==> flow/design.v <==
`timescale 1ns / 1ps
module neuron #(
    parameter DATA_WIDTH = 16,
    parameter signed [DATA_WIDTH-1:0] BIAS = 0    
)(
    input clk,
    input rst,
    input [DATA_WIDTH-1:0] data_in,       
    input [DATA_WIDTH-1:0] weight_in,     
    input data_in_valid,
    input data_in_last,                   
    output reg [DATA_WIDTH-1:0] neuron_out,
    output reg neuron_out_valid
);
    localparam SW = 2*DATA_WIDTH;
    function [SW-1:0] sat_add;
        input [SW-1:0] a;
        input [SW-1:0] b;
        reg [SW-1:0] s;
        begin
            s = a + b;
            if (!a[SW-1] && !b[SW-1] && s[SW-1])
                sat_add = {1'b0, {(SW-1){1'b1}}};
            else if (a[SW-1] && b[SW-1] && !s[SW-1])
                sat_add = {1'b1, {(SW-1){1'b0}}};
            else
                sat_add = s;
        end
    endfunction
    reg [SW-1:0] mul;
    reg mul_valid, mul_last;
    reg [SW-1:0] sum;
    reg [SW-1:0] total;
    reg total_valid;
    wire [SW-1:0] sum_next = sat_add(sum, mul);
    wire [SW-1:0] bias_q = {{2{BIAS[DATA_WIDTH-1]}}, BIAS, {(DATA_WIDTH-2){1'b0}}};
    wire [SW-1:0] biased = sat_add(total, bias_q);
    always @(posedge clk) begin
        mul <= $signed(data_in) * $signed(weight_in);
        if (rst) begin
            mul_valid <= 0;
            mul_last <= 0;
            sum <= 0;
            total <= 0;
            total_valid <= 0;
            neuron_out <= 0;
            neuron_out_valid <= 0;
        end else begin
            mul_valid <= data_in_valid;
            mul_last <= data_in_valid && data_in_last;
            total_valid <= 0;
            if (mul_valid) begin
                if (mul_last) begin
                    sum <= 0;
                    total <= sum_next;
                    total_valid <= 1;
                end else begin
                    sum <= sum_next;
                end
            end
            neuron_out_valid <= total_valid;
            if (total_valid) begin
                if (biased[SW-1:SW-3] == 3'b000 || biased[SW-1:SW-3] == 3'b111)
                    neuron_out <= biased[SW-3:DATA_WIDTH-2];
                else if (biased[SW-1])
                    neuron_out <= {1'b1, {(DATA_WIDTH-1){1'b0}}};
                else
                    neuron_out <= {1'b0, {(DATA_WIDTH-1){1'b1}}};
            end
        end
    end
endmodule
`timescale 1ns / 1ps
module Softmax #(
    parameter dataWidth = 16,         
    parameter numInputs = 4          
)(
    input clk,
    input rst,
    input [dataWidth*numInputs-1:0] in,    
    input in_valid,                        
    output reg [dataWidth*numInputs-1:0] out,  
    output reg valid,                      
    output reg [7:0] led_control           
);
localparam STAGE_IDLE = 2'b00,
           STAGE_EXP = 2'b01,
           STAGE_SUM = 2'b10,
           STAGE_NORM = 2'b11;
reg [1:0] state;
reg [dataWidth-1:0] input_array [0:numInputs-1];
reg [dataWidth-1:0] exp_values [0:numInputs-1];  
reg [dataWidth+2-1:0] sum_exp;  
reg [dataWidth-1:0] softmax_output [0:numInputs-1];
reg [1:0] max_class;
reg [4:0] shift_amt;
function [dataWidth-1:0] exp_lut;
    input [3:0] idx;
    begin
        case (idx)
            4'd0:  exp_lut = 16'h0800;  
            4'd1:  exp_lut = 16'h09D0;  
            4'd2:  exp_lut = 16'h0C20;  
            4'd3:  exp_lut = 16'h0F80;  
            4'd4:  exp_lut = 16'h1480;  
            4'd5:  exp_lut = 16'h1C80;  
            4'd6:  exp_lut = 16'h2A00;  
            4'd7:  exp_lut = 16'h4000;  
            4'd8:  exp_lut = 16'h6800;  
            4'd9:  exp_lut = 16'hAC00;  
            4'd10: exp_lut = 16'h1280;  
            4'd11: exp_lut = 16'h1F80;  
            4'd12: exp_lut = 16'h2C00;  
            4'd13: exp_lut = 16'h4C00;  
            4'd14: exp_lut = 16'h8000;  
            default: exp_lut = 16'hD800;  
        endcase
    end
endfunction
function [dataWidth-1:0] exp_function;
    input [dataWidth-1:0] x;
    reg [3:0] lut_idx;
    begin
        lut_idx = x[15:12] + 4'd8;  
        exp_function = exp_lut(lut_idx);
    end
endfunction
function [4:0] get_shift_amount;
    input [dataWidth+2-1:0] sum;
    reg [4:0] shift;
    begin
        shift = 0;
        if (sum[17:14] == 4'b0000) shift = 4;  
        else if (sum[17:15] == 3'b001) shift = 3;  
        else if (sum[17:16] == 2'b01) shift = 2;  
        else if (sum[17] == 1'b1) shift = 1;  
        else shift = 0;  
        get_shift_amount = shift;
    end
endfunction
always @(posedge clk) begin
    if (rst) begin
        state <= STAGE_IDLE;
        out <= 0;
        valid <= 0;
        led_control <= 8'b0;
        sum_exp <= 0;
        for (integer i = 0; i < numInputs; i = i + 1) begin
            input_array[i] <= 0;
            exp_values[i] <= 0;
        end
    end else begin
        valid <= 0;
        case (state)
            STAGE_IDLE: begin
                if (in_valid) begin
                    input_array[0] <= in[15:0];
                    input_array[1] <= in[31:16];
                    input_array[2] <= in[47:32];
                    input_array[3] <= in[63:48];
                    state <= STAGE_EXP;
                end
            end
            STAGE_EXP: begin
                exp_values[0] <= exp_function(input_array[0]);
                exp_values[1] <= exp_function(input_array[1]);
                exp_values[2] <= exp_function(input_array[2]);
                exp_values[3] <= exp_function(input_array[3]);
                state <= STAGE_SUM;
            end
            STAGE_SUM: begin
                sum_exp <= exp_values[0] + exp_values[1] + exp_values[2] + exp_values[3];
                state <= STAGE_NORM;
            end
            STAGE_NORM: begin
                shift_amt = get_shift_amount(sum_exp);
                softmax_output[0] = exp_values[0] >> shift_amt;
                softmax_output[1] = exp_values[1] >> shift_amt;
                softmax_output[2] = exp_values[2] >> shift_amt;
                softmax_output[3] = exp_values[3] >> shift_amt;
                out <= {softmax_output[3], softmax_output[2], softmax_output[1], softmax_output[0]};
                max_class = 0;
                if (softmax_output[1] > softmax_output[max_class]) max_class = 1;
                if (softmax_output[2] > softmax_output[max_class]) max_class = 2;
                if (softmax_output[3] > softmax_output[max_class]) max_class = 3;
                case (max_class)
                    2'b00: led_control <= 8'b00000001;  
                    2'b01: led_control <= 8'b00000010;  
                    2'b10: led_control <= 8'b00000100;  
                    2'b11: led_control <= 8'b00001000;  
                    default: led_control <= 8'b00000000;
                endcase
                valid <= 1;
                state <= STAGE_IDLE;
            end
        endcase
    end
end
endmodule
`timescale 1ns / 1ps
module fc_head #(
    parameter DATA_WIDTH = 16,
    parameter NUM_INPUTS = 1024,
    parameter NUM_OUTPUTS = 4
)(
    input clk,
    input rst,
    input [DATA_WIDTH-1:0] myinput,
    input [DATA_WIDTH*NUM_OUTPUTS-1:0] myweights,
    input myinputValid,
    output [DATA_WIDTH*NUM_OUTPUTS-1:0] softmax_out,
    output softmax_valid,
    output [7:0] led_control,
    output [DATA_WIDTH*NUM_OUTPUTS-1:0] logits
);
    reg [$clog2(NUM_INPUTS)-1:0] input_count;
    reg [DATA_WIDTH-1:0] input_d;
    reg input_valid_d, input_last_d;
    reg [DATA_WIDTH*NUM_OUTPUTS-1:0] weights;
    always @(posedge clk) begin
        input_d <= myinput;
        weights <= myweights;
        if (rst) begin
            input_count <= 0;
            input_valid_d <= 0;
            input_last_d <= 0;
        end else begin
            input_valid_d <= myinputValid;
            input_last_d <= myinputValid && (input_count == NUM_INPUTS-1);
            if (myinputValid)
                input_count <= input_count + 1;
        end
    end
    wire [NUM_OUTPUTS-1:0] neuron_valid;
    localparam [DATA_WIDTH*NUM_OUTPUTS-1:0] BIASES = {16'h003C, 16'h0001, 16'hFFD1, 16'h0006};
    genvar i;
    generate
        for (i = 0; i < NUM_OUTPUTS; i = i + 1) begin : output_layer
            neuron #(
                .DATA_WIDTH(DATA_WIDTH),
                .BIAS(BIASES[(i+1)*DATA_WIDTH-1 -: DATA_WIDTH])
            ) neuron_output (
                .clk(clk),
                .rst(rst),
                .data_in(input_d),
                .weight_in(weights[(i+1)*DATA_WIDTH-1 -: DATA_WIDTH]),
                .data_in_valid(input_valid_d),
                .data_in_last(input_last_d),
                .neuron_out(logits[(i+1)*DATA_WIDTH-1 -: DATA_WIDTH]),
                .neuron_out_valid(neuron_valid[i])
            );
        end
    endgenerate
    Softmax #(
        .dataWidth(DATA_WIDTH),
        .numInputs(NUM_OUTPUTS)
    ) softmax_inst (
        .clk(clk),
        .rst(rst),
        .in(logits),
        .in_valid(neuron_valid[0]),
        .out(softmax_out),
        .valid(softmax_valid),
        .led_control(led_control)
    );
endmodule
Step by step through the tools: fc_head
Each step is given for the RTL above and for the edited RTL.
"before" refers to lines of the RTL above, "after" to lines of the edited file.
"change" is "after" less "before", of the values as shown; "change_rel_pct" is that difference over "before", in percent.
Operators: Yosys type, input widths -> output width; for muxes data width and select width s.
{"block": "design", "design": "fc_head", "clock": "clk", "library": "sky130hd", "corner": "tt_025C_1v80"}

Diff
The edit as a unified diff against the file above.
The edited RTL no longer does the same as the RTL above: the edit was made by script, with no optimisation intended.
begin of diff
@@ -252,15 +252,6 @@
         end
     endgenerate
-    Softmax #(
-        .dataWidth(DATA_WIDTH),
-        .numInputs(NUM_OUTPUTS)
-    ) softmax_inst (
-        .clk(clk),
-        .rst(rst),
-        .in(logits),
-        .in_valid(neuron_valid[0]),
-        .out(softmax_out),
-        .valid(softmax_valid),
-        .led_control(led_control)
-    );
+    assign softmax_out = logits;
+    assign softmax_valid = 0;
+    assign led_control = 0;
 endmodule
end of diff

Word-level counts
Counts by Yosys on the flattened word-level netlist (proc, flatten, opt, wreduce). Print and check cells are left out. Cells with the same type and inputs are merged into one.
Yosys's memory passes give these memory sizes; they may raise the number of words (mostly to a power of two), join words into wider ones and drop unused or constant bits.
{"block": "word_totals", "item": "rom_bits", "before": 768, "after": 0, "change": -768, "change_rel_pct": -100.00}
{"block": "word_totals", "item": "memories", "before": 4, "after": 0, "change": -4, "change_rel_pct": -100.00}
{"block": "word_totals", "item": "clocked_rd_ports_x_width", "before": 48, "after": 0, "change": -48, "change_rel_pct": -100.00}
{"block": "word_totals", "item": "in_bits", "before": 83, "after": 83, "change": 0, "change_rel_pct": 0.00}
{"block": "word_totals", "item": "elab_cells", "before": 198, "after": 116, "change": -82, "change_rel_pct": -41.41}
{"block": "word_totals", "item": "register_bits", "before": 765, "after": 543, "change": -222, "change_rel_pct": -29.02}
{"block": "word_totals", "item": "out_inout_bits", "before": 137, "after": 137, "change": 0, "change_rel_pct": 0.00}
{"block": "memory_table", "item": "memory_list", "before": "16 x 12 bit 1R0W; 16 x 12 bit 1R0W; 16 x 12 bit 1R0W; 16 x 12 bit 1R0W", "after": "none"}
{"block": "op_classes", "item": "n_shift", "before": 4, "after": 0, "change": -4, "change_rel_pct": -100.00}
{"block": "op_classes", "item": "n_cmp", "before": 3, "after": 0, "change": -3, "change_rel_pct": -100.00}
{"block": "op_classes", "item": "n_reduce_logical", "before": 56, "after": 48, "change": -8, "change_rel_pct": -14.29}
{"block": "op_classes", "item": "mux", "before": 52, "after": 25, "change": -27, "change_rel_pct": -51.92}
{"block": "op_classes", "item": "bitwise", "before": 1, "after": 1, "change": 0, "change_rel_pct": 0.00}
{"block": "op_classes", "item": "n_eq", "before": 20, "after": 5, "change": -15, "change_rel_pct": -75.00}
{"block": "op_classes", "item": "mul", "before": 4, "after": 4, "change": 0, "change_rel_pct": 0.00}
{"block": "op_classes", "item": "addsub", "before": 16, "after": 9, "change": -7, "change_rel_pct": -43.75}
{"block": "op_table", "cell": "$mux 2", "before": 9, "after": 0, "change": -9, "change_rel_pct": -100.00}
{"block": "op_table", "cell": "$eq 2x2->1 const B", "before": 8, "after": 0, "change": -8, "change_rel_pct": -100.00}
{"block": "op_table", "cell": "$mux 16", "before": 14, "after": 8, "change": -6, "change_rel_pct": -42.86}
{"block": "op_table", "cell": "$eq 2x1->1 const B", "before": 5, "after": 0, "change": -5, "change_rel_pct": -100.00}
{"block": "op_table", "cell": "$mux 5", "before": 5, "after": 0, "change": -5, "change_rel_pct": -100.00}
{"block": "op_table", "cell": "$add 4x4->4 const B", "before": 4, "after": 0, "change": -4, "change_rel_pct": -100.00}
{"block": "op_table", "cell": "$logic_not 2->1", "before": 4, "after": 0, "change": -4, "change_rel_pct": -100.00}
{"block": "op_table", "cell": "$shr 16x5->16", "before": 4, "after": 0, "change": -4, "change_rel_pct": -100.00}
{"block": "op_table", "cell": "$mux 1", "before": 4, "after": 1, "change": -3, "change_rel_pct": -75.00}
{"block": "op_table", "cell": "$gt 16x16->1", "before": 3, "after": 0, "change": -3, "change_rel_pct": -100.00}
{"block": "op_table", "cell": "$reduce_and 2->1", "before": 3, "after": 1, "change": -2, "change_rel_pct": -66.67}
{"block": "op_table", "cell": "$add 18x16->18", "before": 2, "after": 0, "change": -2, "change_rel_pct": -100.00}
{"block": "op_table", "cell": "$pmux 16 s4", "before": 2, "after": 0, "change": -2, "change_rel_pct": -100.00}
{"block": "op_table", "cell": "$add 16x16->17", "before": 1, "after": 0, "change": -1, "change_rel_pct": -100.00}
{"block": "op_table", "cell": "$eq 3x1->1 const B", "before": 1, "after": 0, "change": -1, "change_rel_pct": -100.00}
{"block": "op_table", "cell": "$logic_not 4->1", "before": 1, "after": 0, "change": -1, "change_rel_pct": -100.00}
{"block": "op_table", "cell": "$ne 2x1->1 const B", "before": 1, "after": 0, "change": -1, "change_rel_pct": -100.00}
{"block": "op_table", "cell": "$pmux 2 s4", "before": 1, "after": 0, "change": -1, "change_rel_pct": -100.00}
{"block": "op_table", "cell": "$pmux 8 s4", "before": 1, "after": 0, "change": -1, "change_rel_pct": -100.00}
{"block": "op_table", "cell": "$reduce_bool 4->1", "before": 1, "after": 0, "change": -1, "change_rel_pct": -100.00}
{"block": "op_table", "cell": "$logic_and 1x1->1", "before": 22, "after": 22, "change": 0, "change_rel_pct": 0.00}
{"block": "op_table", "cell": "$logic_not 1->1", "before": 16, "after": 16, "change": 0, "change_rel_pct": 0.00}
{"block": "op_table", "cell": "$mux 32", "before": 16, "after": 16, "change": 0, "change_rel_pct": 0.00}
{"block": "op_table", "cell": "$add 32x32->32", "before": 4, "after": 4, "change": 0, "change_rel_pct": 0.00}
{"block": "op_table", "cell": "$eq 3x3->1 const B", "before": 4, "after": 4, "change": 0, "change_rel_pct": 0.00}
{"block": "op_table", "cell": "$logic_not 3->1", "before": 4, "after": 4, "change": 0, "change_rel_pct": 0.00}
{"block": "op_table", "cell": "$logic_or 1x1->1", "before": 4, "after": 4, "change": 0, "change_rel_pct": 0.00}
{"block": "op_table", "cell": "$mul 16x16->32", "before": 4, "after": 4, "change": 0, "change_rel_pct": 0.00}
Not every row of either side is listed.

Logic depth
Yosys ltp: most cells in a row. Word level: on the elaborated netlist, between registers, memories and ports. Mapped: between sequential cells and ports; inverters and the memories' decode and read muxes count.
{"block": "depth", "item": "word_depth", "before": 31, "after": 7, "change": -24, "change_rel_pct": -77.42}
{"block": "depth", "item": "abc_area", "before": "0", "after": "0"}
{"block": "depth", "item": "depth_mapped", "before": 42, "after": 25, "change": -17, "change_rel_pct": -40.48}
{"block": "depth", "item": "depth_no_buf", "before": 36, "after": 23, "change": -13, "change_rel_pct": -36.11}

Mapped cells and area
Yosys stat after the flow's synthesis: flattened, memories mapped to cells. It holds for the ABC_AREA given above (unset counts as 0); a run with the other value may have another netlist.
{"block": "types", "cell": "sky130_fd_sc_hd__nand2_1", "before": 1024, "after": 779, "change": -245, "change_rel_pct": -23.93}
{"block": "types", "cell": "sky130_fd_sc_hd__dfxtp_1", "before": 625, "after": 487, "change": -138, "change_rel_pct": -22.08}
{"block": "types", "cell": "sky130_fd_sc_hd__a21oi_1", "before": 445, "after": 308, "change": -137, "change_rel_pct": -30.79}
{"block": "types", "cell": "sky130_fd_sc_hd__and2_1", "before": 412, "after": 522, "change": 110, "change_rel_pct": 26.70}
{"block": "types", "cell": "sky130_fd_sc_hd__mux2i_1", "before": 120, "after": 11, "change": -109, "change_rel_pct": -90.83}
{"block": "types", "cell": "sky130_fd_sc_hd__nor2_1", "before": 440, "after": 342, "change": -98, "change_rel_pct": -22.27}
{"block": "types", "cell": "sky130_fd_sc_hd__ha_1", "before": 561, "after": 465, "change": -96, "change_rel_pct": -17.11}
{"block": "types", "cell": "sky130_fd_sc_hd__o21ai_0", "before": 267, "after": 196, "change": -71, "change_rel_pct": -26.59}
{"block": "types", "cell": "sky130_fd_sc_hd__nand2b_1", "before": 128, "after": 57, "change": -71, "change_rel_pct": -55.47}
{"block": "types", "cell": "sky130_fd_sc_hd__clkbuf_1", "before": 350, "after": 282, "change": -68, "change_rel_pct": -19.43}
{"block": "types", "cell": "sky130_fd_sc_hd__buf_4", "before": 5, "after": 73, "change": 68, "change_rel_pct": 1360.00}
{"block": "types", "cell": "sky130_fd_sc_hd__inv_1", "before": 1269, "after": 1209, "change": -60, "change_rel_pct": -4.73}
{"block": "types", "cell": "sky130_fd_sc_hd__nand3_1", "before": 99, "after": 60, "change": -39, "change_rel_pct": -39.39}
{"block": "types", "cell": "sky130_fd_sc_hd__nor2b_1", "before": 53, "after": 22, "change": -31, "change_rel_pct": -58.49}
{"block": "types", "cell": "sky130_fd_sc_hd__o21a_1", "before": 62, "after": 35, "change": -27, "change_rel_pct": -43.55}
{"block": "types", "cell": "sky130_fd_sc_hd__a211oi_1", "before": 110, "after": 86, "change": -24, "change_rel_pct": -21.82}
{"block": "types", "cell": "sky130_fd_sc_hd__nor3_1", "before": 88, "after": 109, "change": 21, "change_rel_pct": 23.86}
{"block": "types", "cell": "sky130_fd_sc_hd__xnor2_1", "before": 207, "after": 188, "change": -19, "change_rel_pct": -9.18}
Not every row of either side is listed.
{"block": "mapped", "item": "buf_cells", "before": 378, "after": 371, "change": -7, "change_rel_pct": -1.85}
{"block": "mapped", "item": "ff_cells", "before": 625, "after": 487, "change": -138, "change_rel_pct": -22.08}
{"block": "mapped", "item": "sequential_area_um2", "before": 12512.0, "after": 9749.4, "change": -2762.6, "change_rel_pct": -22.08}
{"block": "mapped", "item": "mapped_cells", "before": 8052, "after": 6947, "change": -1105, "change_rel_pct": -13.72}
{"block": "mapped", "item": "mapped_area_um2", "before": 70651.5, "after": 61955.7, "change": -8695.8, "change_rel_pct": -12.31}
The figures by module come from a second, unflattened synthesis with its own total; it is not the netlist above.
{"block": "unflattened", "item": "hier_cells", "before": 8236, "after": 7076, "change": -1160, "change_rel_pct": -14.08}
{"block": "unflattened", "item": "area_unflattened_um2", "before": 72570.9, "after": 63153.1, "change": -9417.8, "change_rel_pct": -12.98}
Rows give one instance, submodules left out.
{"block": "modules_before", "mod": "neuron", "cells": 1742, "area_um2": 15302.2, "instances": 1, "mod_seq_area_um2": 2042.0}
{"block": "modules_before", "mod": "neuron", "cells": 1749, "area_um2": 15237.1, "instances": 1, "mod_seq_area_um2": 2042.0}
{"block": "modules_before", "mod": "neuron", "cells": 1709, "area_um2": 15199.6, "instances": 1, "mod_seq_area_um2": 2042.0}
{"block": "modules_before", "mod": "neuron", "cells": 1723, "area_um2": 15059.4, "instances": 1, "mod_seq_area_um2": 2042.0}
{"block": "modules_before", "mod": "Softmax", "cells": 1180, "area_um2": 9676.8, "instances": 1, "mod_seq_area_um2": 2742.6}
{"block": "modules_before", "mod": "fc_head", "cells": 133, "area_um2": 2095.8, "instances": 1, "mod_seq_area_um2": 1841.8}
{"block": "modules_after", "mod": "neuron", "cells": 1740, "area_um2": 15328.5, "instances": 1, "mod_seq_area_um2": 2042.0}
{"block": "modules_after", "mod": "neuron", "cells": 1751, "area_um2": 15269.6, "instances": 1, "mod_seq_area_um2": 2042.0}
{"block": "modules_after", "mod": "neuron", "cells": 1690, "area_um2": 14976.9, "instances": 1, "mod_seq_area_um2": 2042.0}
{"block": "modules_after", "mod": "neuron", "cells": 1688, "area_um2": 14930.6, "instances": 1, "mod_seq_area_um2": 2042.0}
{"block": "modules_after", "mod": "fc_head", "cells": 207, "area_um2": 2647.5, "instances": 1, "mod_seq_area_um2": 1841.8}

Worst setup path after synthesis
Source: OpenSTA report_checks on the synthesized netlist (no wires, ideal clock, input and output delay 20% of the period each), path of least setup slack; recovery checks are left aside. Register names are those of the netlist, which keeps one name where synthesis merged equal registers.
{"block": "synth_path", "item": "path_type", "before": "flip-flop to flip-flop", "after": "flip-flop to flip-flop"}
{"block": "synth_path", "item": "from", "before": "reg softmax_inst.sum_exp[16]", "after": "reg input_d[15]"}
{"block": "synth_path", "item": "to", "before": "reg softmax_inst.led_control[1]", "after": "reg output_layer[1].neuron_output.mul[30]"}
{"block": "synth_path", "item": "launch_ps", "before": 0, "after": 0, "change": 0}
{"block": "synth_path", "item": "setup_ps", "before": 117, "after": 72, "change": -45}
{"block": "synth_path", "item": "n_path_buf", "before": 6, "after": 3, "change": -3, "change_rel_pct": -50.00}
{"block": "synth_path", "item": "clock_period_ps", "before": 8000, "after": 8000, "change": 0, "change_rel_pct": 0.00}
{"block": "synth_path", "item": "stages", "before": 40, "after": 24, "change": -16, "change_rel_pct": -40.00}
{"block": "synth_path", "item": "arrival_time_ps", "before": 7550, "after": 6392, "change": -1158, "change_rel_pct": -15.34}
{"block": "synth_path", "item": "path_delay_ps", "before": 7667, "after": 6464, "change": -1203, "change_rel_pct": -15.69}
{"block": "synth_path", "item": "t_required_ps", "before": 7883, "after": 7928, "change": 45, "change_rel_pct": 0.57}
{"block": "synth_path", "item": "slack_ps", "before": 332, "after": 1536, "change": 1204}
{"block": "synth_path", "item": "period_less_setup_slack_ps", "before": 7668, "after": 6464, "change": -1204, "change_rel_pct": -15.70}
"path_delay_ps" is the arrival time less input delay plus setup time.
"stages" counts driving pins, that of a launching flip-flop among them; a cell with two outputs on the path counts twice.
"period_less_setup_slack_ps" is the clock period less the worst setup slack; recovery checks do not enter. This is arithmetic on one report: input and output delays are still those of the set period (20% each).
Between the ends stands the longest chain of elaborated cells between them, by number of cells; it is not shown to be the way that was timed. Of several equally long chains one is given.
Each line given opens the expression or statement behind the cell; cells for indexed reads and writes are added by Yosys, which also makes memories of some case tables.
A register here has more assigning lines than the two given.
{"block": "synth_via_before", "path_cell_list": "sky130_fd_sc_hd__dfxtp_1 sky130_fd_sc_hd__buf_4 sky130_fd_sc_hd__clkbuf_1 sky130_fd_sc_hd__nor2_1 sky130_fd_sc_hd__or2_2 sky130_fd_sc_hd__clkbuf_1 sky130_fd_sc_hd__clkbuf_1 sky130_fd_sc_hd__nand2_1 sky130_fd_sc_hd__nand3_1 sky130_fd_sc_hd__a31oi_1 sky130_fd_sc_hd__inv_1 sky130_fd_sc_hd__ha_1 sky130_fd_sc_hd__and4_1 sky130_fd_sc_hd__nand2_1 sky130_fd_sc_hd__o41a_1 sky130_fd_sc_hd__o31ai_2 sky130_fd_sc_hd__a21oi_2 sky130_fd_sc_hd__a41oi_4 [4 not listed] sky130_fd_sc_hd__a21o_1 sky130_fd_sc_hd__a21oi_1 sky130_fd_sc_hd__nor2_1 sky130_fd_sc_hd__a211o_1 sky130_fd_sc_hd__o2111ai_1 sky130_fd_sc_hd__nand2_1 sky130_fd_sc_hd__clkbuf_1 sky130_fd_sc_hd__mux2_2 sky130_fd_sc_hd__ha_1 sky130_fd_sc_hd__nor2b_1 sky130_fd_sc_hd__o21ai_0 sky130_fd_sc_hd__nand2b_1 sky130_fd_sc_hd__a21oi_1 sky130_fd_sc_hd__o21ai_0 sky130_fd_sc_hd__a31oi_1 sky130_fd_sc_hd__o31a_1 sky130_fd_sc_hd__o21a_1 sky130_fd_sc_hd__a32o_1", "elab_chain_len": 31, "cells_between": 45, "lines_between": 13, "classes_between": "3 x compare; 11 x eq/ne; 4 x shift; 23 x mux; 4 x reduce/logical"}
{"block": "synth_rtl_before", "item": "start: declaration", "line_no": 93, "text": "reg [dataWidth+2-1:0] sum_exp;"}
{"block": "synth_rtl_before", "item": "start: assignment", "line_no": 147, "text": "sum_exp <= 0;"}
{"block": "synth_rtl_before", "item": "start: assignment", "line_no": 172, "text": "sum_exp <= exp_values[0] + exp_values[1] + exp_values[2] + exp_values[3];"}
{"block": "synth_rtl_before", "item": "$eq 2x1->1", "line_no": 135, "text": "else if (sum[17:16] == 2'b01) shift = 2;"}
{"block": "synth_rtl_before", "item": "$mux 5", "line_no": 135}
{"block": "synth_rtl_before", "item": "$mux 5", "line_no": 134, "text": "else if (sum[17:15] == 3'b001) shift = 3;"}
{"block": "synth_rtl_before", "item": "$mux 5", "line_no": 133, "text": "if (sum[17:14] == 4'b0000) shift = 4;"}
{"block": "synth_rtl_before", "item": "$mux 5", "line_no": 154, "text": "case (state)"}
{"block": "synth_rtl_before", "item": "$mux 5", "line_no": 142, "text": "if (rst) begin"}
{"block": "synth_rtl_before", "item": "$shr 16x5->16", "line_no": 177, "text": "softmax_output[0] = exp_values[0] >> shift_amt;"}
{"block": "synth_rtl_before", "item": "[17 not listed]"}
{"block": "synth_rtl_before", "item": "$mux 16", "line_no": 142}
{"block": "synth_rtl_before", "item": "$gt 16x16->1", "line_no": 185, "text": "if (softmax_output[3] > softmax_output[max_class]) max_class = 3;"}
{"block": "synth_rtl_before", "item": "$mux 2", "line_no": 185}
{"block": "synth_rtl_before", "item": "$mux 2", "line_no": 154}
{"block": "synth_rtl_before", "item": "$mux 2", "line_no": 142}
{"block": "synth_rtl_before", "item": "$eq 2x2->1", "line_no": 186, "text": "case (max_class)"}
{"block": "synth_rtl_before", "item": "$pmux 8 s4", "line_no": 186}
{"block": "synth_rtl_before", "item": "end: assignment", "line_no": 187, "text": "2'b00: led_control <= 8'b00000001;"}
{"block": "synth_rtl_before", "item": "end: assignment", "line_no": 188, "text": "2'b01: led_control <= 8'b00000010;"}
{"block": "synth_rtl_before", "item": "end: declaration", "line_no": 84, "text": "output reg [7:0] led_control"}
{"block": "synth_via_after", "path_cell_list": "sky130_fd_sc_hd__dfxtp_1 sky130_fd_sc_hd__clkbuf_1 sky130_fd_sc_hd__buf_1 sky130_fd_sc_hd__nand2_1 sky130_fd_sc_hd__inv_1 sky130_fd_sc_hd__fa_1 sky130_fd_sc_hd__fa_1 sky130_fd_sc_hd__fa_1 sky130_fd_sc_hd__fa_1 sky130_fd_sc_hd__fa_1 sky130_fd_sc_hd__inv_1 sky130_fd_sc_hd__fa_1 sky130_fd_sc_hd__inv_1 sky130_fd_sc_hd__ha_1 sky130_fd_sc_hd__clkbuf_1 sky130_fd_sc_hd__a21oi_1 sky130_fd_sc_hd__o21bai_1 sky130_fd_sc_hd__a21o_1 sky130_fd_sc_hd__a21o_1 sky130_fd_sc_hd__a22o_1 sky130_fd_sc_hd__a2111o_1 sky130_fd_sc_hd__a21o_1 sky130_fd_sc_hd__a21oi_1 sky130_fd_sc_hd__xnor2_1", "elab_chain_len": 1, "cells_between": 1, "lines_between": 1, "classes_between": "1 x mul"}
{"block": "synth_rtl_after", "item": "start: declaration", "line_no": 217, "text": "reg [DATA_WIDTH-1:0] input_d;"}
{"block": "synth_rtl_after", "item": "start: assignment", "line_no": 221, "text": "input_d <= myinput;"}
{"block": "synth_rtl_after", "item": "$mul 16x16->32", "line_no": 39, "text": "mul <= $signed(data_in) * $signed(weight_in);"}
{"block": "synth_rtl_after", "item": "end: assignment", "line_no": 39}
{"block": "synth_rtl_after", "item": "end: declaration", "line_no": 30, "text": "reg [SW-1:0] mul;"}

Path in the finished layout
From the final timing report of each run of set A: the path of least setup slack in the routed layout; clock arrival at registers is part of the times.
The report prints the path's times to 10 ps; the period is as set.
{"block": "layout_path", "item": "path_type", "before": "flip-flop to flip-flop", "after": "flip-flop to flip-flop"}
{"block": "layout_path", "item": "from", "before": "reg softmax_inst.sum_exp[17]", "after": "reg input_d[7]"}
{"block": "layout_path", "item": "to", "before": "reg softmax_inst.led_control[1]", "after": "reg output_layer[0].neuron_output.mul[30]"}
{"block": "layout_path", "item": "stages", "before": 34, "after": 23, "change": -11, "change_rel_pct": -32.35}
{"block": "layout_path", "item": "slack_ps", "before": 340, "after": 560, "change": 220}
{"block": "layout_path", "item": "launch_ps", "before": 700, "after": 670, "change": -30, "change_rel_pct": -4.29}
{"block": "layout_path", "item": "t_required_ps", "before": 8220, "after": 8160, "change": -60, "change_rel_pct": -0.73}
{"block": "layout_path", "item": "arrival_time_ps", "before": 7880, "after": 7600, "change": -280, "change_rel_pct": -3.55}
{"block": "layout_path", "item": "setup_ps", "before": 110, "after": 120, "change": 10}
{"block": "layout_path", "item": "n_path_buf", "before": 2, "after": 1, "change": -1, "change_rel_pct": -50.00}
{"block": "layout_path", "item": "clock_period_ps", "before": 7630, "after": 7630, "change": 0, "change_rel_pct": 0.00}
Between the ends stands the longest chain of elaborated cells between them, by number of cells; it is not shown to be the way that was timed. Of several equally long chains one is given.
A register here has more assigning lines than the two given.
{"block": "layout_via_before", "path_cell_list": "sky130_fd_sc_hd__dfxtp_2 sky130_fd_sc_hd__o21ba_4 sky130_fd_sc_hd__buf_6 sky130_fd_sc_hd__mux2i_2 sky130_fd_sc_hd__mux2i_2 sky130_fd_sc_hd__mux2i_1 sky130_fd_sc_hd__inv_1 sky130_fd_sc_hd__ha_1 sky130_fd_sc_hd__and4_1 sky130_fd_sc_hd__nand2_1 sky130_fd_sc_hd__o41a_1 sky130_fd_sc_hd__o31ai_2 sky130_fd_sc_hd__a21oi_2 sky130_fd_sc_hd__a41oi_4 sky130_fd_sc_hd__mux4_2 sky130_fd_sc_hd__inv_1 sky130_fd_sc_hd__ha_1 sky130_fd_sc_hd__a21o_1 sky130_fd_sc_hd__a21oi_1 sky130_fd_sc_hd__nor2_1 sky130_fd_sc_hd__a211o_1 sky130_fd_sc_hd__o2111ai_2 sky130_fd_sc_hd__nand2_2 sky130_fd_sc_hd__buf_4 sky130_fd_sc_hd__mux2_2 sky130_fd_sc_hd__ha_1 sky130_fd_sc_hd__o21ai_0 sky130_fd_sc_hd__nand2b_1 sky130_fd_sc_hd__a21oi_1 sky130_fd_sc_hd__o21ai_0 sky130_fd_sc_hd__a31oi_1 sky130_fd_sc_hd__o31a_1 sky130_fd_sc_hd__o21a_1 sky130_fd_sc_hd__a32o_1", "elab_chain_len": 31, "cells_between": 46, "lines_between": 14, "classes_between": "3 x compare; 11 x eq/ne; 4 x shift; 24 x mux; 4 x reduce/logical"}
{"block": "layout_rtl_before", "item": "start: declaration", "line_no": 93, "text": "reg [dataWidth+2-1:0] sum_exp;"}
{"block": "layout_rtl_before", "item": "start: assignment", "line_no": 147, "text": "sum_exp <= 0;"}
{"block": "layout_rtl_before", "item": "start: assignment", "line_no": 172, "text": "sum_exp <= exp_values[0] + exp_values[1] + exp_values[2] + exp_values[3];"}
{"block": "layout_rtl_before", "item": "$mux 1", "line_no": 136, "text": "else if (sum[17] == 1'b1) shift = 1;"}
{"block": "layout_rtl_before", "item": "$mux 5", "line_no": 135, "text": "else if (sum[17:16] == 2'b01) shift = 2;"}
{"block": "layout_rtl_before", "item": "$mux 5", "line_no": 134, "text": "else if (sum[17:15] == 3'b001) shift = 3;"}
{"block": "layout_rtl_before", "item": "$mux 5", "line_no": 133, "text": "if (sum[17:14] == 4'b0000) shift = 4;"}
{"block": "layout_rtl_before", "item": "$mux 5", "line_no": 154, "text": "case (state)"}
{"block": "layout_rtl_before", "item": "$mux 5", "line_no": 142, "text": "if (rst) begin"}
{"block": "layout_rtl_before", "item": "$shr 16x5->16", "line_no": 177, "text": "softmax_output[0] = exp_values[0] >> shift_amt;"}
{"block": "layout_rtl_before", "item": "[17 not listed]"}
{"block": "layout_rtl_before", "item": "$mux 16", "line_no": 142}
{"block": "layout_rtl_before", "item": "$gt 16x16->1", "line_no": 185, "text": "if (softmax_output[3] > softmax_output[max_class]) max_class = 3;"}
{"block": "layout_rtl_before", "item": "$mux 2", "line_no": 185}
{"block": "layout_rtl_before", "item": "$mux 2", "line_no": 154}
{"block": "layout_rtl_before", "item": "$mux 2", "line_no": 142}
{"block": "layout_rtl_before", "item": "$eq 2x2->1", "line_no": 186, "text": "case (max_class)"}
{"block": "layout_rtl_before", "item": "$pmux 8 s4", "line_no": 186}
{"block": "layout_rtl_before", "item": "end: assignment", "line_no": 187, "text": "2'b00: led_control <= 8'b00000001;"}
{"block": "layout_rtl_before", "item": "end: assignment", "line_no": 188, "text": "2'b01: led_control <= 8'b00000010;"}
{"block": "layout_rtl_before", "item": "end: declaration", "line_no": 84, "text": "output reg [7:0] led_control"}
{"block": "layout_via_after", "path_cell_list": "sky130_fd_sc_hd__dfxtp_2 sky130_fd_sc_hd__buf_4 sky130_fd_sc_hd__and2_1 sky130_fd_sc_hd__fa_1 sky130_fd_sc_hd__inv_1 sky130_fd_sc_hd__fa_1 sky130_fd_sc_hd__fa_1 sky130_fd_sc_hd__inv_1 sky130_fd_sc_hd__fa_1 sky130_fd_sc_hd__fa_1 sky130_fd_sc_hd__inv_1 sky130_fd_sc_hd__fa_1 sky130_fd_sc_hd__inv_1 sky130_fd_sc_hd__ha_1 sky130_fd_sc_hd__a21oi_1 sky130_fd_sc_hd__o21ai_0 sky130_fd_sc_hd__a21o_1 sky130_fd_sc_hd__a221oi_2 sky130_fd_sc_hd__o21ai_0 sky130_fd_sc_hd__a31oi_1 sky130_fd_sc_hd__o21ai_2 sky130_fd_sc_hd__mux2i_1 sky130_fd_sc_hd__a2111oi_0", "elab_chain_len": 1, "cells_between": 1, "lines_between": 1, "classes_between": "1 x mul"}
{"block": "layout_rtl_after", "item": "start: declaration", "line_no": 217, "text": "reg [DATA_WIDTH-1:0] input_d;"}
{"block": "layout_rtl_after", "item": "start: assignment", "line_no": 221, "text": "input_d <= myinput;"}
{"block": "layout_rtl_after", "item": "$mul 16x16->32", "line_no": 39, "text": "mul <= $signed(data_in) * $signed(weight_in);"}
{"block": "layout_rtl_after", "item": "end: assignment", "line_no": 39}
{"block": "layout_rtl_after", "item": "end: declaration", "line_no": 30, "text": "reg [SW-1:0] mul;"}

Measured runs
Both versions went through the flow (Yosys, OpenROAD) with the same settings in each pair. Constraints: input delay and output delay 20% of the set period each, output load 0.01 pF.
{"block": "settings_set_A", "CORE_UTILIZATION": 40, "period_ns": 7.63, "CAP_MARGIN": 20, "CORE_MARGIN": 2, "SLEW_MARGIN": 20}
{"block": "measured_set_A", "item": "period_reached_ps", "before": 7293, "after": 7070, "change": -223, "change_rel_pct": -3.06}
{"block": "measured_set_A", "item": "cell_area_final_um2", "before": 78495.3, "after": 68114.1, "change": -10381.2, "change_rel_pct": -13.23}
{"block": "measured_set_A", "item": "die_um2", "before": 180005.0, "after": 158054.0, "change": -21951.0, "change_rel_pct": -12.19}
{"block": "measured_set_A", "item": "ws_hold_ps", "before": 455, "after": 461, "change": 6}
{"block": "measured_set_A", "item": "timing.setup.ws_ps", "before": 337, "after": 560, "change": 223}
{"block": "measured_set_A", "item": "post_route_util_pct", "before": 44.7, "after": 44.3, "change": -0.4}
{"block": "measured_set_A", "item": "synth_area_um2", "before": 70651.5, "after": 61955.7, "change": -8695.8, "change_rel_pct": -12.31}
{"block": "measured_set_A", "item": "timing.setup.tns_ps", "before": 0, "after": 0, "change": 0}
{"block": "settings_set_B", "ABC_AREA": 0, "CELL_PAD_IN_SITES_GLOBAL_PLACEMENT": 0, "CORE_ASPECT_RATIO": 1.89, "CORE_UTILIZATION": 20, "CTS_CLUSTER_SIZE": 26, "GPL_ROUTABILITY_DRIVEN": 1, "PLACE_DENSITY": 0.62, "SLEW_MARGIN": 10, "period_ns": 9.75, "CAP_MARGIN": 20, "CORE_MARGIN": 2}
{"block": "measured_set_B", "item": "period_reached_ps", "before": 8758, "after": 7113, "change": -1645, "change_rel_pct": -18.78}
{"block": "measured_set_B", "item": "cell_area_final_um2", "before": 80593.5, "after": 69928.3, "change": -10665.2, "change_rel_pct": -13.23}
{"block": "measured_set_B", "item": "die_um2", "before": 358271.0, "after": 314473.0, "change": -43798.0, "change_rel_pct": -12.22}
{"block": "measured_set_B", "item": "ws_hold_ps", "before": 411, "after": 463, "change": 52}
{"block": "measured_set_B", "item": "timing.setup.ws_ps", "before": 992, "after": 2637, "change": 1645}
{"block": "measured_set_B", "item": "post_route_util_pct", "before": 22.9, "after": 22.6, "change": -0.3}
{"block": "measured_set_B", "item": "synth_area_um2", "before": 70651.5, "after": 61955.7, "change": -8695.8, "change_rel_pct": -12.31}
{"block": "measured_set_B", "item": "timing.setup.tns_ps", "before": 0, "after": 0, "change": 0}
"period_reached_ps" means the clock period less the worst setup slack. The figure is calculated, with input and output delays left at 20% of the set period.
